==> flow/design.v <==
`timescale 1ns / 1ps
module adder(
input [7:0]PC,
input [7:0]B,
output [7:0]BrA);
assign BrA = PC + B;
endmodule
`timescale 1ns / 1ps
module alu(
           input [7:0] A,
           input [7:0] B,   
           input [3:0] FS, 
           input [2:0] sh,  
           output [7:0] F,  
           output C,  
           output N , 
           output V , 
           output Z,  
           output reg [7:0]Y         
    );
reg [7:0] outputreg ; 
reg [8:0] carryreg;
reg zeroflag;
reg overflowflag;
reg carryflag;
reg negativeflag;
parameter nop = 4'b0000;  
parameter add = 4'b0001;  
parameter sub = 4'b0010;  
parameter xor2 = 4'b0011;  
parameter or2 = 4'b0100;  
parameter logicshift_right = 4'b0101;  
parameter logicshift_left = 4'b0110;  
parameter compliment =	4'b0111;  
parameter bypass =	4'b1000;  
parameter and2 = 4'b1001;  
parameter greater_comparison = 4'b1010;  
parameter equality_comparison = 4'b1011;  
parameter not2 = 4'b1100;  
always @ (*)
begin
carryreg = 9'h0;
overflowflag = 1'b0;
case(FS)
    add:
    begin
    outputreg = A + B;  
    carryreg = A + B;
    end
    sub:
    begin
    outputreg = A + ~B + 1;  
    carryreg = A + ~B + 1;
    end
    and2:
    outputreg = A & B;  
    or2:
    outputreg = A | B;  
    xor2:
    outputreg = A ^ B;  
    bypass:
    outputreg = A;  
    not2:
    outputreg = ~A;  
    greater_comparison:
    outputreg = A>B ? 1'b0 : 1'b1 ;  
    equality_comparison:
    outputreg = A==B ? 8'h0 : 8'h1;  
    logicshift_right:
    begin
    outputreg = A >> sh;  
    carryreg = outputreg;
    end
    logicshift_left:
    begin
    outputreg = A << sh;  
    carryreg = outputreg;
    end
    compliment:
    outputreg = ~A;
    default:
    outputreg = 9'h0;
endcase
zeroflag = (outputreg == 0 )? 1'b1: 1'b0; 
negativeflag = outputreg[7]; 
carryflag = carryreg[8]; 
if (FS == 1 | FS == 2)  
   begin
   overflowflag = (negativeflag ^ carryflag) ? 1'b1 : 1'b0;
   end
Y[7:1]= 7'b0000000;
Y[0]=overflowflag;
end
assign F = outputreg[7:0];
assign N = negativeflag;
assign C = carryflag;
assign V = overflowflag;
assign Z = zeroflag;
endmodule
`timescale 1ns / 1ps
module branchpred(
input [1:0] BS,
output B_D);
assign B_D = ~(BS[0] | BS [1]);
endmodule
`timescale 1ns / 1ps
module constant_unit(
input [5:0] IM, 
input CS,
output [7:0] CU_out);
reg [7:0] constantunit;
always@(*)
begin
if (CS==0) 
begin
constantunit[5:0]=IM; 
constantunit[7:6]=2'b00; 
end
else
begin 
constantunit[5:0]=IM; 
constantunit[7]=IM[5]; 
constantunit[6]=IM[5];
end
end
assign CU_out=constantunit; 
endmodule
`timescale 1ns / 1ps
module datahazard(
input [2:0] AA,
input [2:0] BA,
input [2:0] DA,
input RW,
input MA,
input MB,
output DHS
    );
reg or_1,comp_1,comp_2,HA,HB;
always@(*)
begin    
or_1 = DA[0]|DA[1]|DA[2];
if (AA ^ DA)
    comp_1 = 1'b0;
else
    comp_1 = 1'b1;
if (BA ^ DA)
    comp_2 = 1'b0;
else
    comp_2 = 1'b1; 
HA = RW & or_1 & ~MA & comp_1;
HB = RW & or_1 & ~MB & comp_2;    
end  
assign DHS = ~(HA | HB);
endmodule
`timescale 1ns / 1ps
module initlogic(
input [1:0] BS,
input PS,
input z,
output [1:0] BS_out
);
assign BS_out = {BS[1],(BS[0]&(BS[1]|(PS ^ z)))};
endmodule
`timescale 1ns / 1ps
module instruction_decoder(
    input [16:0] instruction,
    output  RW,
    output  [2:0] DA, 
    output [1:0] MD , 
    output [1:0] BS,  
    output PS, 
    output MW, 
    output [3:0] FS, 
    output MA, 
    output MB, 
    output [2:0]AA,  
    output [2:0]BA,  
    output CS,  
    output [2:0] SH,  
    output output_write_enable,
	output input_enable
    );
parameter NOP = 5'b00000;  
parameter SUB = 5'b00001;  
parameter JML = 5'b00010;  
parameter JMP = 5'b00011;  
parameter AIU = 5'b00100;  
parameter ST  = 5'b00101;  
parameter AND = 5'b00110;  
parameter JMR = 5'b00111;  
parameter LSL = 5'b01000;  
parameter ADI = 5'b01001;  
parameter XOR = 5'b01010;  
parameter BZ  = 5'b01011;  
parameter MOV = 5'b01100;  
parameter LD  = 5'b01101;  
parameter SLT = 5'b01110;  
parameter ADD = 5'b01111;  
parameter OUT = 5'b10000;  
parameter NOT = 5'b10001;  
parameter IN  = 5'b10010;  
parameter BNZ = 5'b10011;  
parameter ORI = 5'b10100;  
parameter LSR = 5'b10101;  
reg RW_WIRE;
reg [2:0] DA_WIRE;   
reg [1:0] MD_WIRE ; 
reg [1:0] BS_WIRE;   
reg PS_WIRE ;  
reg MW_WIRE ;  
reg [3:0] FS_WIRE;  
reg MA_WIRE ;  
reg MB_WIRE ;  
reg [2:0]AA_WIRE ;  
reg [2:0]BA_WIRE ;  
reg CS_WIRE ;  
reg [2:0] SH_WIRE;
reg [4:0] opcode;
reg output_write_enable_wire;
reg input_enable_wire;
always@(*) begin
opcode = instruction[16:12]; 
case(opcode)
    NOP:begin     
    RW_WIRE = 1'b0; 
	 DA_WIRE = 3'b000; 
	 MD_WIRE = 2'b00;
	 BS_WIRE = 2'b00;
	 PS_WIRE = 1'b0;
	 MW_WIRE = 1'b0;
	 FS_WIRE = 4'b0000; 
	 MA_WIRE = 1'b0; 
	 MB_WIRE = 1'b0; 
	 AA_WIRE = 3'b000; 
	 BA_WIRE = 3'b000; 
	 CS_WIRE = 1'b0;
	 SH_WIRE=3'h0; 
	 output_write_enable_wire = 1'b0;
	 input_enable_wire = 1'b0;
    end 
    SUB:begin  
    RW_WIRE = 1'b1; 
	 DA_WIRE = instruction[11:9]; 
	 MD_WIRE = 2'b00;
	 BS_WIRE = 2'b00;
	 PS_WIRE = 1'b0;
	 MW_WIRE = 1'b0;
	 FS_WIRE = 4'b0010; 
	 MA_WIRE = 1'b0; 
	 MB_WIRE = 1'b0; 
	 AA_WIRE = instruction[8:6]; 
	 BA_WIRE = instruction[5:3]; 
	 CS_WIRE = 1'b0;
	 SH_WIRE = 3'h0; 
	 output_write_enable_wire = 1'b0; 
	 input_enable_wire = 1'b0;
    end 
    JML:begin    
    RW_WIRE = 1'b1; 
	 DA_WIRE = instruction[11:9]; 
	 MD_WIRE = 2'b00;
	 BS_WIRE = 2'b11;
	 PS_WIRE = 1'b0;
	 MW_WIRE = 1'b0 ;
	 FS_WIRE = 4'b1000; 
	 MA_WIRE = 1'b1; 
	 MB_WIRE = 1'b1; 
	 AA_WIRE = 3'b000; 
	 BA_WIRE = 3'b000; 
	 CS_WIRE = 1'b1;
	 SH_WIRE = 3'h0;
	 SH_WIRE=3'h0; 
	 output_write_enable_wire = 1'b0; 
	 input_enable_wire = 1'b0;
    end 
    JMP:begin  
    RW_WIRE = 1'b0; 
	 DA_WIRE = 3'b000; 
	 MD_WIRE = 2'b00;
	 BS_WIRE = 2'b11;
	 PS_WIRE = 1'b0;
	 MW_WIRE = 1'b0;
	 FS_WIRE = 4'b0000; 
	 MA_WIRE = 1'b0; 
	 MB_WIRE = 1'b1; 
	 AA_WIRE = 3'b000; 
	 BA_WIRE = 3'b000; 
	 CS_WIRE = 1'b1;
	 SH_WIRE = 3'h0;  
	 output_write_enable_wire = 1'b0;
	 input_enable_wire = 1'b0;	 
    end 
    AIU:begin  
    RW_WIRE = 1'b1; 
	 DA_WIRE = instruction[11:9]; 
	 MD_WIRE = 2'b00;
	 BS_WIRE = 2'b00;
	 PS_WIRE = 1'b0;
	 MW_WIRE = 1'b0;
	 FS_WIRE = 4'b0001; 
	 MA_WIRE = 1'b0; 
	 MB_WIRE = 1'b1; 
	 AA_WIRE = instruction[8:6]; 
	 BA_WIRE = 3'b000; 
	 CS_WIRE = 1'b1;
	 SH_WIRE = 3'h0; 
	 output_write_enable_wire = 1'b0; 
	 input_enable_wire = 1'b0;
    end
    ST:begin   
    RW_WIRE = 1'b0; 
	 DA_WIRE = instruction[11:9]; 
	 MD_WIRE = 2'b00;
	 BS_WIRE = 2'b00;
	 PS_WIRE = 1'b0;
	 MW_WIRE = 1'b1;
	 FS_WIRE = 4'b0000; 
	 MA_WIRE = 1'b0; 
	 MB_WIRE = 1'b0; 
	 AA_WIRE = instruction[8:6]; 
	 BA_WIRE = instruction[5:3]; 
	 CS_WIRE = 1'b0; 
	 SH_WIRE = 3'h0;
	 output_write_enable_wire = 1'b0; 
	 input_enable_wire = 1'b0;
    end 
    AND:begin   
    RW_WIRE = 1'b1; 
	 DA_WIRE = instruction[11:9]; 
	 MD_WIRE = 2'b00;
	 BS_WIRE = 2'b00;
	 PS_WIRE = 1'b0;
	 MW_WIRE = 1'b0;
	 FS_WIRE = 4'b1001; 
	 MA_WIRE = 1'b0; 
	 MB_WIRE = 1'b0; 
	 AA_WIRE = instruction[8:6]; 
	 BA_WIRE = instruction[5:3]; 
	 CS_WIRE = 1'b0; 
	 SH_WIRE = 3'h0; 
	 output_write_enable_wire = 1'b0;
	 input_enable_wire = 1'b0;
    end
    JMR:begin   
    RW_WIRE = 1'b0; 
	 DA_WIRE = 3'b000; 
	 MD_WIRE = 2'b00;
	 BS_WIRE = 2'b10;
	 PS_WIRE = 1'b0;
	 MW_WIRE = 1'b0;
	 FS_WIRE = 4'b0000; 
	 MA_WIRE = 1'b0; 
	 MB_WIRE = 1'b0; 
	 AA_WIRE = instruction[8:6]; 
	 BA_WIRE = 3'b000; 
	 CS_WIRE = 1'b0; 
	 SH_WIRE = 3'h0;
	 output_write_enable_wire = 1'b0; 
	 input_enable_wire = 1'b0;
    end 
    LSL:begin   
	 BS_WIRE = 2'b00;
	 PS_WIRE = 1'b0;
	 MW_WIRE = 1'b0;
	 AA_WIRE = instruction[8:6];
	 MA_WIRE = 1'b0;
	 FS_WIRE = 4'b0110;
	 SH_WIRE = instruction[2:0]; 
	 MD_WIRE = 2'b00;
	 RW_WIRE = 1'b1;
	 DA_WIRE = instruction[11:9];
	 MB_WIRE = 1'b0; 
	 BA_WIRE = 3'b000;           
	 CS_WIRE = 1'b0;
	 output_write_enable_wire = 1'b0;
	 input_enable_wire = 1'b0;
	 end 
    ADI:begin   
    RW_WIRE = 1'b1; 
	 DA_WIRE = instruction[11:9]; 
	 MD_WIRE = 2'b00;
	 BS_WIRE = 2'b00;
	 PS_WIRE = 1'b0;
	 MW_WIRE = 1'b0;
	 FS_WIRE = 4'b0001; 
	 MA_WIRE = 1'b0; 
	 MB_WIRE = 1'b1; 
	 AA_WIRE = instruction[8:6]; 
	 BA_WIRE = 3'b000; 
	 CS_WIRE = 1'b1;
	 SH_WIRE=3'h0;
	 output_write_enable_wire = 1'b0;  
    input_enable_wire = 1'b0;
	 end 
	 XOR:begin  
    RW_WIRE = 1'b1; 
	 DA_WIRE = instruction[11:9]; 
	 MD_WIRE = 2'b00;
	 BS_WIRE = 2'b00;
	 PS_WIRE = 1'b0;
	 MW_WIRE = 1'b0;
	 FS_WIRE = 4'b0011; 
	 MA_WIRE = 1'b0; 
	 MB_WIRE = 1'b0; 
	 AA_WIRE = instruction[8:6]; 
	 BA_WIRE = instruction[5:3]; 
	 CS_WIRE = 1'b0;
	 SH_WIRE=3'h0; 
	 output_write_enable_wire = 1'b0; 
	 input_enable_wire = 1'b0;
    end
	 BZ:begin   
    RW_WIRE = 1'b0; 
	 DA_WIRE = 3'b000; 
	 MD_WIRE = 2'b00;
	 BS_WIRE = 2'b01;
	 PS_WIRE = 1'b0;
	 MW_WIRE = 1'b0;
	 FS_WIRE = 4'b1000; 
	 MA_WIRE = 1'b0; 
	 MB_WIRE = 1'b1; 
	 AA_WIRE = instruction[8:6]; 
	 BA_WIRE = 3'b000; 
	 CS_WIRE = 1'b1;
	 SH_WIRE =3'h0;
	 output_write_enable_wire = 1'b0;  
	 input_enable_wire = 1'b0;
    end 
	 MOV:begin  
    RW_WIRE = 1'b1; 
	 DA_WIRE = instruction[11:9]; 
	 MD_WIRE = 2'b00;
	 BS_WIRE = 2'b00;
	 PS_WIRE = 1'b0;
	 MW_WIRE = 1'b0;
	 FS_WIRE = 4'b1000; 
	 MA_WIRE = 1'b0; 
	 MB_WIRE = 1'b0; 
	 AA_WIRE = instruction[8:6]; 
	 BA_WIRE = 3'b000; 
	 CS_WIRE = 1'b0;
	 SH_WIRE = 3'h0; 
	 output_write_enable_wire = 1'b0; 
    input_enable_wire = 1'b0;
	 end 
    LD:begin   
    RW_WIRE = 1'b1; 
	 DA_WIRE = instruction[11:9]; 
	 MD_WIRE = 2'b01;
	 BS_WIRE = 2'b00;
	 PS_WIRE = 1'b0;
	 MW_WIRE = 1'b0;
	 FS_WIRE = 4'b0000; 
	 MA_WIRE = 1'b0; 
	 MB_WIRE = 1'b0; 
	 AA_WIRE = instruction[8:6]; 
	 BA_WIRE = 3'b000; 
	 CS_WIRE = 1'b0;
	 SH_WIRE = 3'h0; 
	 output_write_enable_wire = 1'b0;
	 input_enable_wire = 1'b0;	 
    end
    SLT:begin  
    RW_WIRE = 1'b1; 
	 DA_WIRE = instruction[11:9]; 
	 MD_WIRE = 2'b00;
	 BS_WIRE = 2'b00;
	 PS_WIRE = 1'b0;
	 MW_WIRE = 1'b0;
	 FS_WIRE = 4'b1010; 
	 MA_WIRE = 1'b0; 
	 MB_WIRE = 1'b0; 
	 AA_WIRE = instruction[8:6]; 
	 BA_WIRE = instruction[5:3]; 
	 CS_WIRE = 1'b0;
	 SH_WIRE = 3'h0;  
	 output_write_enable_wire = 1'b0;
	 input_enable_wire = 1'b0;
    end 
	 ADD:begin  
    RW_WIRE = 1'b1; 
	 DA_WIRE = instruction[11:9]; 
	 MD_WIRE = 2'b00;
	 BS_WIRE = 2'b00;
	 PS_WIRE = 1'b0;
	 MW_WIRE = 1'b0;
	 FS_WIRE = 4'b0001; 
	 MA_WIRE = 1'b0; 
	 MB_WIRE = 1'b0; 
	 AA_WIRE = instruction[8:6]; 
	 BA_WIRE = instruction[5:3]; 
	 CS_WIRE = 1'b0;
	 SH_WIRE = 3'h0; 
	 output_write_enable_wire = 1'b0; 
	 input_enable_wire = 1'b0;
    end
	 OUT:begin   
    RW_WIRE = 1'b0; 
	 DA_WIRE = instruction[11:9]; 
	 MD_WIRE = 2'b00;
	 BS_WIRE = 2'b00;
	 PS_WIRE = 1'b0;
	 MW_WIRE = 1'b0;
	 FS_WIRE = 4'b0000; 
	 MA_WIRE = 1'b0; 
	 MB_WIRE = 1'b0; 
	 AA_WIRE = instruction[8:6]; 
	 BA_WIRE = instruction[5:3]; 
	 CS_WIRE = 1'b0;
	 SH_WIRE=3'h0; 
	 output_write_enable_wire = 1'b1; 
	 input_enable_wire = 1'b0;
    end 
    NOT:begin  
    RW_WIRE = 1'b1; 
	 DA_WIRE = instruction[11:9]; 
	 MD_WIRE = 2'b00;
	 BS_WIRE = 2'b00;
	 PS_WIRE = 1'b0;
	 MW_WIRE = 1'b0;
	 FS_WIRE = 4'b1100; 
	 MA_WIRE = 1'b0; 
	 MB_WIRE = 1'b0; 
	 AA_WIRE = instruction[8:6]; 
	 BA_WIRE = 3'b000; 
	 CS_WIRE = 1'b0;
	 SH_WIRE=3'h0; 
	 output_write_enable_wire = 1'b0; 
	 input_enable_wire = 1'b0;
    end 
    IN:begin  
    RW_WIRE = 1'b1; 
	 DA_WIRE = instruction[11:9]; 
	 MD_WIRE = 2'b10;
	 BS_WIRE = 2'b00;
	 PS_WIRE = 1'b0;
	 MW_WIRE = 1'b0;
	 FS_WIRE = 4'b0000; 
	 MA_WIRE = 1'b0; 
	 MB_WIRE = 1'b0; 
	 AA_WIRE = 3'b000;           
	 BA_WIRE = 3'b000; 
	 CS_WIRE = 1'b0;
	 SH_WIRE=3'h0; 
	 output_write_enable_wire = 1'b0; 
	 input_enable_wire = 1'b1;
    end 
	 BNZ:begin  
    RW_WIRE = 1'b0; 
	 DA_WIRE = 3'b000; 
	 MD_WIRE = 2'b00;
	 BS_WIRE = 2'b01;
	 PS_WIRE = 1'b1;
	 MW_WIRE = 1'b0;
	 FS_WIRE = 4'b1000; 
	 MA_WIRE = 1'b0; 
	 MB_WIRE = 1'b1; 
	 AA_WIRE = instruction[8:6]; 
	 BA_WIRE = 3'b000; 
	 CS_WIRE = 1'b1;
	 SH_WIRE= 3'h0; 
	 output_write_enable_wire = 1'b0; 
	 input_enable_wire = 1'b0;
    end 
	 ORI:begin   
    RW_WIRE = 1'b1; 
	 DA_WIRE = instruction[11:9]; 
	 MD_WIRE = 2'b00;
	 BS_WIRE = 2'b00;
	 PS_WIRE = 1'b0;
	 MW_WIRE = 1'b0;
	 FS_WIRE = 4'b0100; 
	 MA_WIRE = 1'b0; 
	 MB_WIRE = 1'b1; 
	 AA_WIRE = instruction[8:6]; 
	 BA_WIRE = 3'b000; 
	 CS_WIRE = 1'b0;
	 SH_WIRE=3'h0; 
	 output_write_enable_wire = 1'b0;  
	 input_enable_wire = 1'b0;
    end 
    LSR:begin   
	 BS_WIRE = 2'b00;
	 PS_WIRE = 1'b0;
	 MW_WIRE = 1'b0;
	 AA_WIRE = instruction[8:6];
	 MA_WIRE = 1'b0;
	 FS_WIRE = 4'b0101;
	 SH_WIRE = instruction[2:0]; 
	 MD_WIRE = 2'b00;
	 RW_WIRE = 1'b1;
	 DA_WIRE = instruction[11:9];
	 MB_WIRE = 1'b0; 
	 BA_WIRE = 3'b000; 
	 CS_WIRE = 1'b0;
	 output_write_enable_wire = 1'b0;
	 input_enable_wire = 1'b0;
    end 
	 default: begin
    RW_WIRE = 1'b0; 
	 DA_WIRE = 3'b000; 
	 MD_WIRE = 2'b00;
	 BS_WIRE = 2'b00;
	 PS_WIRE = 1'b0;
	 MW_WIRE = 1'b0;
	 FS_WIRE = 4'b0000; 
	 MA_WIRE = 1'b0; 
	 MB_WIRE = 1'b0; 
	 AA_WIRE = 3'b000; 
	 BA_WIRE = 3'b000; 
	 CS_WIRE = 1'b0;
	 SH_WIRE=3'h0;
	 output_write_enable_wire = 1'b0;
	 input_enable_wire = 1'b0;
	 end
    endcase
end
assign RW = RW_WIRE;
assign DA = DA_WIRE;
assign MD = MD_WIRE;
assign BS = BS_WIRE;
assign PS = PS_WIRE;
assign MW = MW_WIRE;
assign FS = FS_WIRE;
assign MA = MA_WIRE;
assign MB = MB_WIRE;
assign AA = AA_WIRE;
assign BA = BA_WIRE;
assign CS = CS_WIRE;
assign SH = SH_WIRE;
assign output_write_enable = output_write_enable_wire;
assign input_enable = input_enable_wire;
endmodule
`timescale 1ns / 1ps
module mux_a(PC,a_data,A,MA);
input [7:0]PC;
input [7:0]a_data;
input MA;
output reg [7:0]A;
always @ (*)
begin
	if(MA)
		A = PC;
	else
		A = a_data;
end
endmodule
`timescale 1ns / 1ps
module mux_b(
input MB,  
input [7:0]constantunit_out,   
input [7:0]register_b,  
output [7:0]mux_b_out   
);
reg [7:0]mux_b;   
always@(*)
begin
if (MB)
    mux_b = constantunit_out;
else
    mux_b = register_b;
end
assign mux_b_out = mux_b ;
endmodule
`timescale 1ns / 1ps
module mux_c(
input [1:0] BS_out,  
input [7:0] PC_value,   
input [7:0] RAA,  
input [7:0] BrA,
output [7:0] PC_out
);
parameter PC = 2'b00;
parameter jump = 2'b10;
reg [7:0]mux_c;   
always@(*)
begin
case (BS_out)  
    PC:
    mux_c = PC_value;
    jump:
    mux_c = RAA;
    default:
    mux_c = BrA;
endcase
end
assign PC_out = mux_c ;
endmodule
`timescale 1ns / 1ps
module mux_d(Y,F,data_out,MD,mux_d_out
    );
input [7:0]Y;
input [7:0]F;
input [7:0]data_out;
input [1:0]MD;
output reg [7:0]mux_d_out;
always@(*)
begin
	if(MD==2'b00)
		mux_d_out=F;
	else if(MD==2'b01)
		mux_d_out=data_out;
	else if(MD==2'b10)
		mux_d_out=Y;
	else
		mux_d_out=F;
end
endmodule
`timescale 1ns / 1ps
module muxe (
input [7:0] Bus_D,
input [7:0] data_in,
input ie,
output reg [7:0]mux_e_out
);
always@(*)
begin
	if(ie)
		mux_e_out=data_in;
	else
		mux_e_out=Bus_D;
end
endmodule
module register(
	input clk,
	input [2:0] addr_a,
	input [2:0] addr_b,
	input [2:0] addr_d,
	input [7:0] data_in,
	input wr_en,
	output [7:0] data_a,
	output [7:0] data_b
	);
 reg [7:0] memblk [0:7];
 assign data_a = (addr_a == 3'b000) ? 8'b00000000 : memblk[addr_a];
 assign data_b = (addr_b == 3'b000) ? 8'b00000000 : memblk[addr_b];
always @ (negedge clk)
 begin
 if (wr_en && addr_d != 3'b000)
 memblk[addr_d] <= data_in;
 end
endmodule
`timescale 1ns / 1ps
module microP(
    input clk,
    input reset,
    output [7:0] imem_addr,
    input [16:0] imem_data,
    output [7:0] dmem_addr,
    output [7:0] dmem_wdata,
    output dmem_we,
    input [7:0] dmem_rdata,
    input [7:0] data_in,
    output out_we,
    output [7:0] data_out_col,
    output [7:0] data_out_addr
    );
reg [7:0] PC;
wire [7:0] PC_1 = PC + 8'd1;
assign imem_addr = PC;
reg [16:0] IR;
reg [7:0] PC_1_d;
wire RW_d, PS_d, MW_d, MA_d, MB_d, CS_d, OW_d, IE_d;
wire [2:0] DA_d, AA_d, BA_d, SH_d;
wire [1:0] MD_d, BS_d;
wire [3:0] FS_d;
instruction_decoder DEC(
    .instruction(IR),
    .RW(RW_d), .DA(DA_d), .MD(MD_d), .BS(BS_d), .PS(PS_d), .MW(MW_d),
    .FS(FS_d), .MA(MA_d), .MB(MB_d), .AA(AA_d), .BA(BA_d), .CS(CS_d),
    .SH(SH_d), .output_write_enable(OW_d), .input_enable(IE_d)
    );
wire [7:0] a_data, b_data, reg_d;
wire RW_w;
wire [2:0] DA_w;
register REGFILE(
    .clk(clk), .addr_a(AA_d), .addr_b(BA_d), .addr_d(DA_w),
    .data_in(reg_d), .wr_en(RW_w), .data_a(a_data), .data_b(b_data)
    );
wire [7:0] const_out, bus_a_d, bus_b_d;
constant_unit CONST(.IM(IR[5:0]), .CS(CS_d), .CU_out(const_out));
mux_a MUXA(.PC(PC_1_d), .a_data(a_data), .A(bus_a_d), .MA(MA_d));
mux_b MUXB(.MB(MB_d), .constantunit_out(const_out), .register_b(b_data), .mux_b_out(bus_b_d));
reg RW_e, PS_e, MW_e, OW_e, IE_e;
reg [2:0] DA_e, SH_e;
reg [1:0] MD_e, BS_e;
reg [3:0] FS_e;
reg [7:0] BUS_A, BUS_B, PC_2;
wire DHS;
datahazard HAZ(.AA(AA_d), .BA(BA_d), .DA(DA_e), .RW(RW_e), .MA(MA_d), .MB(MB_d), .DHS(DHS));
wire [7:0] F, Y;
wire C, N, V, Z;
alu ALU(.A(BUS_A), .B(BUS_B), .FS(FS_e), .sh(SH_e), .F(F), .C(C), .N(N), .V(V), .Z(Z), .Y(Y));
wire [7:0] BrA;
adder BRADD(.PC(PC_2), .B(BUS_B), .BrA(BrA));
wire [1:0] BS_out;
initlogic BRLOGIC(.BS(BS_e), .PS(PS_e), .z(Z), .BS_out(BS_out));
wire B_D;   
branchpred BRDET(.BS(BS_out), .B_D(B_D));
wire [7:0] next_pc;
mux_c MUXC(.BS_out(BS_out), .PC_value(PC_1), .RAA(BUS_A), .BrA(BrA), .PC_out(next_pc));
assign dmem_addr = BUS_A;
assign dmem_wdata = BUS_B;
assign dmem_we = MW_e;
assign out_we = OW_e;
assign data_out_col = BUS_A;
assign data_out_addr = BUS_B;
reg RW_w_r, IE_w;
reg [2:0] DA_w_r;
reg [1:0] MD_w;
reg [7:0] F_w, D_w, Y_w;
assign RW_w = RW_w_r;
assign DA_w = DA_w_r;
wire [7:0] bus_d;
mux_d MUXD(.Y(Y_w), .F(F_w), .data_out(D_w), .MD(MD_w), .mux_d_out(bus_d));
muxe MUXE(.Bus_D(bus_d), .data_in(data_in), .ie(IE_w), .mux_e_out(reg_d));
always @(posedge clk) begin
    if (!reset) begin
        PC <= 8'd0;
        IR <= 17'd0;
        PC_1_d <= 8'd0;
        RW_e <= 1'b0; MW_e <= 1'b0; OW_e <= 1'b0; IE_e <= 1'b0;
        BS_e <= 2'b00; PS_e <= 1'b0;
        RW_w_r <= 1'b0; IE_w <= 1'b0;
    end else begin
        RW_w_r <= RW_e;
        DA_w_r <= DA_e;
        MD_w <= MD_e;
        IE_w <= IE_e;
        F_w <= F;
        D_w <= dmem_rdata;
        Y_w <= Y;
        if (!B_D) begin
            PC <= next_pc;
            IR <= 17'd0;
            RW_e <= 1'b0; MW_e <= 1'b0; OW_e <= 1'b0; IE_e <= 1'b0;
            BS_e <= 2'b00; PS_e <= 1'b0;
        end else if (!DHS) begin
            RW_e <= 1'b0; MW_e <= 1'b0; OW_e <= 1'b0; IE_e <= 1'b0;
            BS_e <= 2'b00; PS_e <= 1'b0;
        end else begin
            PC <= next_pc;
            IR <= imem_data;
            PC_1_d <= PC_1;
            RW_e <= RW_d; MW_e <= MW_d; OW_e <= OW_d; IE_e <= IE_d;
            BS_e <= BS_d; PS_e <= PS_d;
        end
        if (B_D && DHS) begin
            DA_e <= DA_d;
            MD_e <= MD_d;
            FS_e <= FS_d;
            SH_e <= SH_d;
            BUS_A <= bus_a_d;
            BUS_B <= bus_b_d;
            PC_2 <= PC_1_d;
        end
    end
end
endmodule
# From RTL to reports: microP
# Tool output for the design above, in the order of the flow.
# Line numbers count from 1 in the design file above.
# Library cell names are shortened.
# The mark - stands for no value.
[setup] top_module="microP" clock="clk" cell_library="sky130hd" pvt_corner="tt_025C_1v80"

# Word-level counts
# Counts by Yosys on the flattened word-level netlist (proc, flatten, opt, wreduce; memories kept). Register bits leave out memories and registers merged into their read ports (data or address). Print and check cells are left out.
# Yosys's memory passes give these memory sizes; they may raise the number of words (mostly to a power of two), join words into wider ones and drop unused or constant bits.
[bits] ram_bits=64 register_bits=100 out_inout_bits=42 word_cells=159 mem_count=1 inputBits=35
[memory_table] memory="REGFILE.memblk" size=8 width=8 read_ports=2 write_ports=1 line_no=734 rtl="reg [7:0] memblk [0:7];"
[op_classes] addsub=6 muxes=36 equal=38 shifts=2 n_reduce_logical=26 logic=26 compare=1
[op_table] cell="8-bit parallel mux with 11-bit select" count=1
[op_table] cell="8-bit two-way mux" count=11
[op_table] cell="5-bit by 4-bit equality test with 1-bit output (second input constant)" count=8
[op_table] cell="4-bit parallel mux with 10-bit select" count=1
[op_table] cell="9-bit parallel mux with 4-bit select" count=1
[op_table] cell="5-bit equality test (second input constant)" count=6
[op_table] cell="4-bit equality test (second input constant)" count=5
[op_table] cell="5-bit by 3-bit equality test with 1-bit output (second input constant)" count=4
[op_table] cell="18-bit OR reduction" count=1
[op_table] cell="17-bit OR reduction" count=1
[op_table] cell="4-bit by 3-bit equality test with 1-bit output (second input constant)" count=4
[op_table] cell="8-bit adder" count=2
[op_table] cell="8-bit parallel mux with 2-bit select" count=1
[op_table] cell="1-bit two-way mux" count=16
[op_table] cell="15-bit OR reduction" count=1
[op_table] cell="7-bit OR reduction" count=2
[op_table] cell="2-bit OR reduction" count=5
[op_table] cell="5-bit by 2-bit equality test with 1-bit output (second input constant)" count=2
[op_table] cell="3-bit nonzero test" count=3
[op_table] cell="8-bit by 8-bit adder with 9-bit output" count=1
[op_table] cell="8-bit by 9-bit adder with 9-bit output" count=1
[op_table] cell="8-bit NOT with 9-bit output" count=1
[op_table] cell="9-bit by 1-bit adder with 9-bit output (second input constant)" count=1
[op_table] cell="3-bit two-way mux" count=3
[op_table] cell="4-bit by 2-bit equality test with 1-bit output (second input constant)" count=2
[op_table] cell="8-bit by 1-bit adder with 8-bit output (second input constant)" count=1
[op_table] cell="8-bit by 3-bit left shift with 8-bit output" count=1
[op_table] cell="8-bit by 3-bit >> shifter with 8-bit output" count=1
# Not listed: further kinds 26, cells in them 48.

# Logic depth
# Yosys ltp: most cells in a row. Word level: on the elaborated netlist, between registers, memories and ports. Mapped: between sequential cells and ports; inverters and the memories' decode and read muxes count.
[logic_depth] word_depth=13 abc_area=1 ltp_mapped=22 mapped_depth_nobuf=22

# After synthesis
# Source: synth_stat.txt of the flow (Yosys; design flattened, memories mapped). It holds for the ABC_AREA given above (unset counts as 0); a run with the other value may have another netlist.
# Totals and module areas in this step are rounded.
[types] type="edfxtp_1" count=110 area_total_um2=3.3E+03
[types] type="nand2_1" count=335 area_total_um2=1.26E+03
[types] type="dfxtp_1" count=52 area_total_um2=1.04E+03
[types] type="nand3_1" count=124 area_total_um2=620.595
[types] type="inv_1" count=156 area_total_um2=585.562
[types] type="nor2_1" count=145 area_total_um2=544.272
[types] type="ha_1" count=32 area_total_um2=400.384
[types] type="o21ai_0" count=72 area_total_um2=360.346
[types] type="a21oi_1" count=55 area_total_um2=275.264
[types] type="buf_4" count=19 area_total_um2=142.637
[types] type="nand4_1" count=22 area_total_um2=137.632
[types] type="o22ai_1" count=21 area_total_um2=131.376
[types] type="o21ai_2" count=10 area_total_um2=87.584
[types] type="xor2_1" count=10 area_total_um2=87.584
[types] type="clkbuf_1" count=22 area_total_um2=82.579
[types] type="buf_2" count=16 area_total_um2=80.077
[types] type="fa_1" count=3 area_total_um2=60.058
[types] type="nand2_2" count=9 area_total_um2=56.304
# Other cell types: 26; their cells: 72.
[mapped] sequential_area_um2=4340 n_buf=59 ff_cells=162 area_um2=9770 mapped_cells=1285

# 6 stored runs of microP in the flow (synthesis by Yosys, layout by OpenROAD, sky130hd cells), in arbitrary order. Constraints: input delay and output delay 20% of the set period each, output load 0.01 pF.
# "timing.achieved_period_ns" is the run's clock period less its worst setup slack. It is reckoned from that one timing run; input and output delays stay at 20% of the period that was set.
# By "worst_path_allowed_less_slack_ns" is meant the share of the clock period that the worst setup path is allowed (20% is reserved at inputs, 20% at outputs), minus its slack. Clock arrival times at its registers enter into it.
# "totalPower_w" is the tool's figure for a default switching activity; nothing was simulated.
# Results are given in rounded form.
run="record 1" settings ABC_AREA=1 CELL_PAD_IN_SITES_DETAIL_PLACEMENT=1 CELL_PAD_IN_SITES_GLOBAL_PLACEMENT=3 CORE_ASPECT_RATIO=1.05 CORE_MARGIN=9 CORE_UTILIZATION=38 CTS_CLUSTER_DIAMETER=237 CTS_CLUSTER_SIZE=12 GPL_ROUTABILITY_DRIVEN=0 GPL_TIMING_DRIVEN=1 MIN_ROUTING_LAYER="met1" SETUP_SLACK_MARGIN=1.17 SLEW_MARGIN=25 period_ns=6.34 CAP_MARGIN=20
run="record 1" results setup_tns_ns=0.000 synth_area_um2=9770 totalPower_w=0.00465 setup_worst_slack_ns=1.23 stdcell_area_um2=11600 die_footprint_um2=31800 timing.hold.ws_ns=0.436 utilization_frac=0.463
run="record 2" settings ABC_AREA=1 CELL_PAD_IN_SITES_GLOBAL_PLACEMENT=3 CORE_ASPECT_RATIO=1.05 CORE_MARGIN=9 CORE_UTILIZATION=38 CTS_CLUSTER_DIAMETER=237 CTS_CLUSTER_SIZE=89 GPL_ROUTABILITY_DRIVEN=0 GPL_TIMING_DRIVEN=0 MIN_ROUTING_LAYER="met2" SETUP_SLACK_MARGIN=1.17 SLEW_MARGIN=15 period_ns=5.0 CAP_MARGIN=20
run="record 2" results totalPower_w=0.00626 timing.hold.ws_ns=0.427 stdcell_area_um2=12700 synth_area_um2=9770 die_footprint_um2=31800 utilization_frac=0.508 setup_tns_ns=0.000 setup_worst_slack_ns=1.03
run="record 3" settings ABC_AREA=1 CORE_ASPECT_RATIO=1.05 CORE_MARGIN=5 CORE_UTILIZATION=38 CTS_CLUSTER_SIZE=89 GPL_ROUTABILITY_DRIVEN=0 GPL_TIMING_DRIVEN=0 SETUP_SLACK_MARGIN=1.17 SLEW_MARGIN=15 period_ns=5.0 CAP_MARGIN=20
run="record 3" results utilization_frac=0.493 die_footprint_um2=29000 totalPower_w=0.00595 setup_tns_ns=0.000 stdcell_area_um2=12600 setup_worst_slack_ns=0.983 synth_area_um2=9770 timing.hold.ws_ns=0.423
run="record 4" settings CAP_MARGIN=30 CORE_MARGIN=9 CORE_UTILIZATION=43 CTS_CLUSTER_SIZE=77 GPL_ROUTABILITY_DRIVEN=0 PLACE_DENSITY=0.72 SETUP_SLACK_MARGIN=0.72 SLEW_MARGIN=10 TNS_END_PERCENT=95 period_ns=3.8
run="record 4" results worst_path_allowed_less_slack_ns=3.51 path_kind="register to register" setup_tns_ns=0.000 synth_area_um2=9610 timing.achieved_period_ns=3.511 die_footprint_um2=28100 utilization_frac=0.605 totalPower_w=0.00566 timing.hold.ws_ns=0.452 setup_worst_slack_ns=0.289 stdcell_area_um2=13300
run="record 5" settings CELL_PAD_IN_SITES_GLOBAL_PLACEMENT=1 CORE_ASPECT_RATIO=0.54 CORE_MARGIN=2 CORE_UTILIZATION=70 CTS_CLUSTER_SIZE=66 HOLD_SLACK_MARGIN=-0.07 PLACE_DENSITY_LB_ADDON=0.15 SLEW_MARGIN=35 period_ns=5.23 CAP_MARGIN=20
run="record 5" outcome="incomplete, placement halted on FLW-0024"
run="record 6" settings ABC_AREA=0 CAP_MARGIN=25 CELL_PAD_IN_SITES_GLOBAL_PLACEMENT=1 CORE_MARGIN=7 CORE_UTILIZATION=31 MAX_ROUTING_LAYER="met4" MIN_ROUTING_LAYER="met2" PLACE_DENSITY=0.59 SETUP_SLACK_MARGIN=1.15 SLEW_MARGIN=15 TNS_END_PERCENT=80 period_ns=5.23
run="record 6" results totalPower_w=0.00395 die_footprint_um2=36100 setup_tns_ns=0.000 stdcell_area_um2=12200 setup_worst_slack_ns=1.05 timing.hold.ws_ns=0.456 utilization_frac=0.398 synth_area_um2=9610
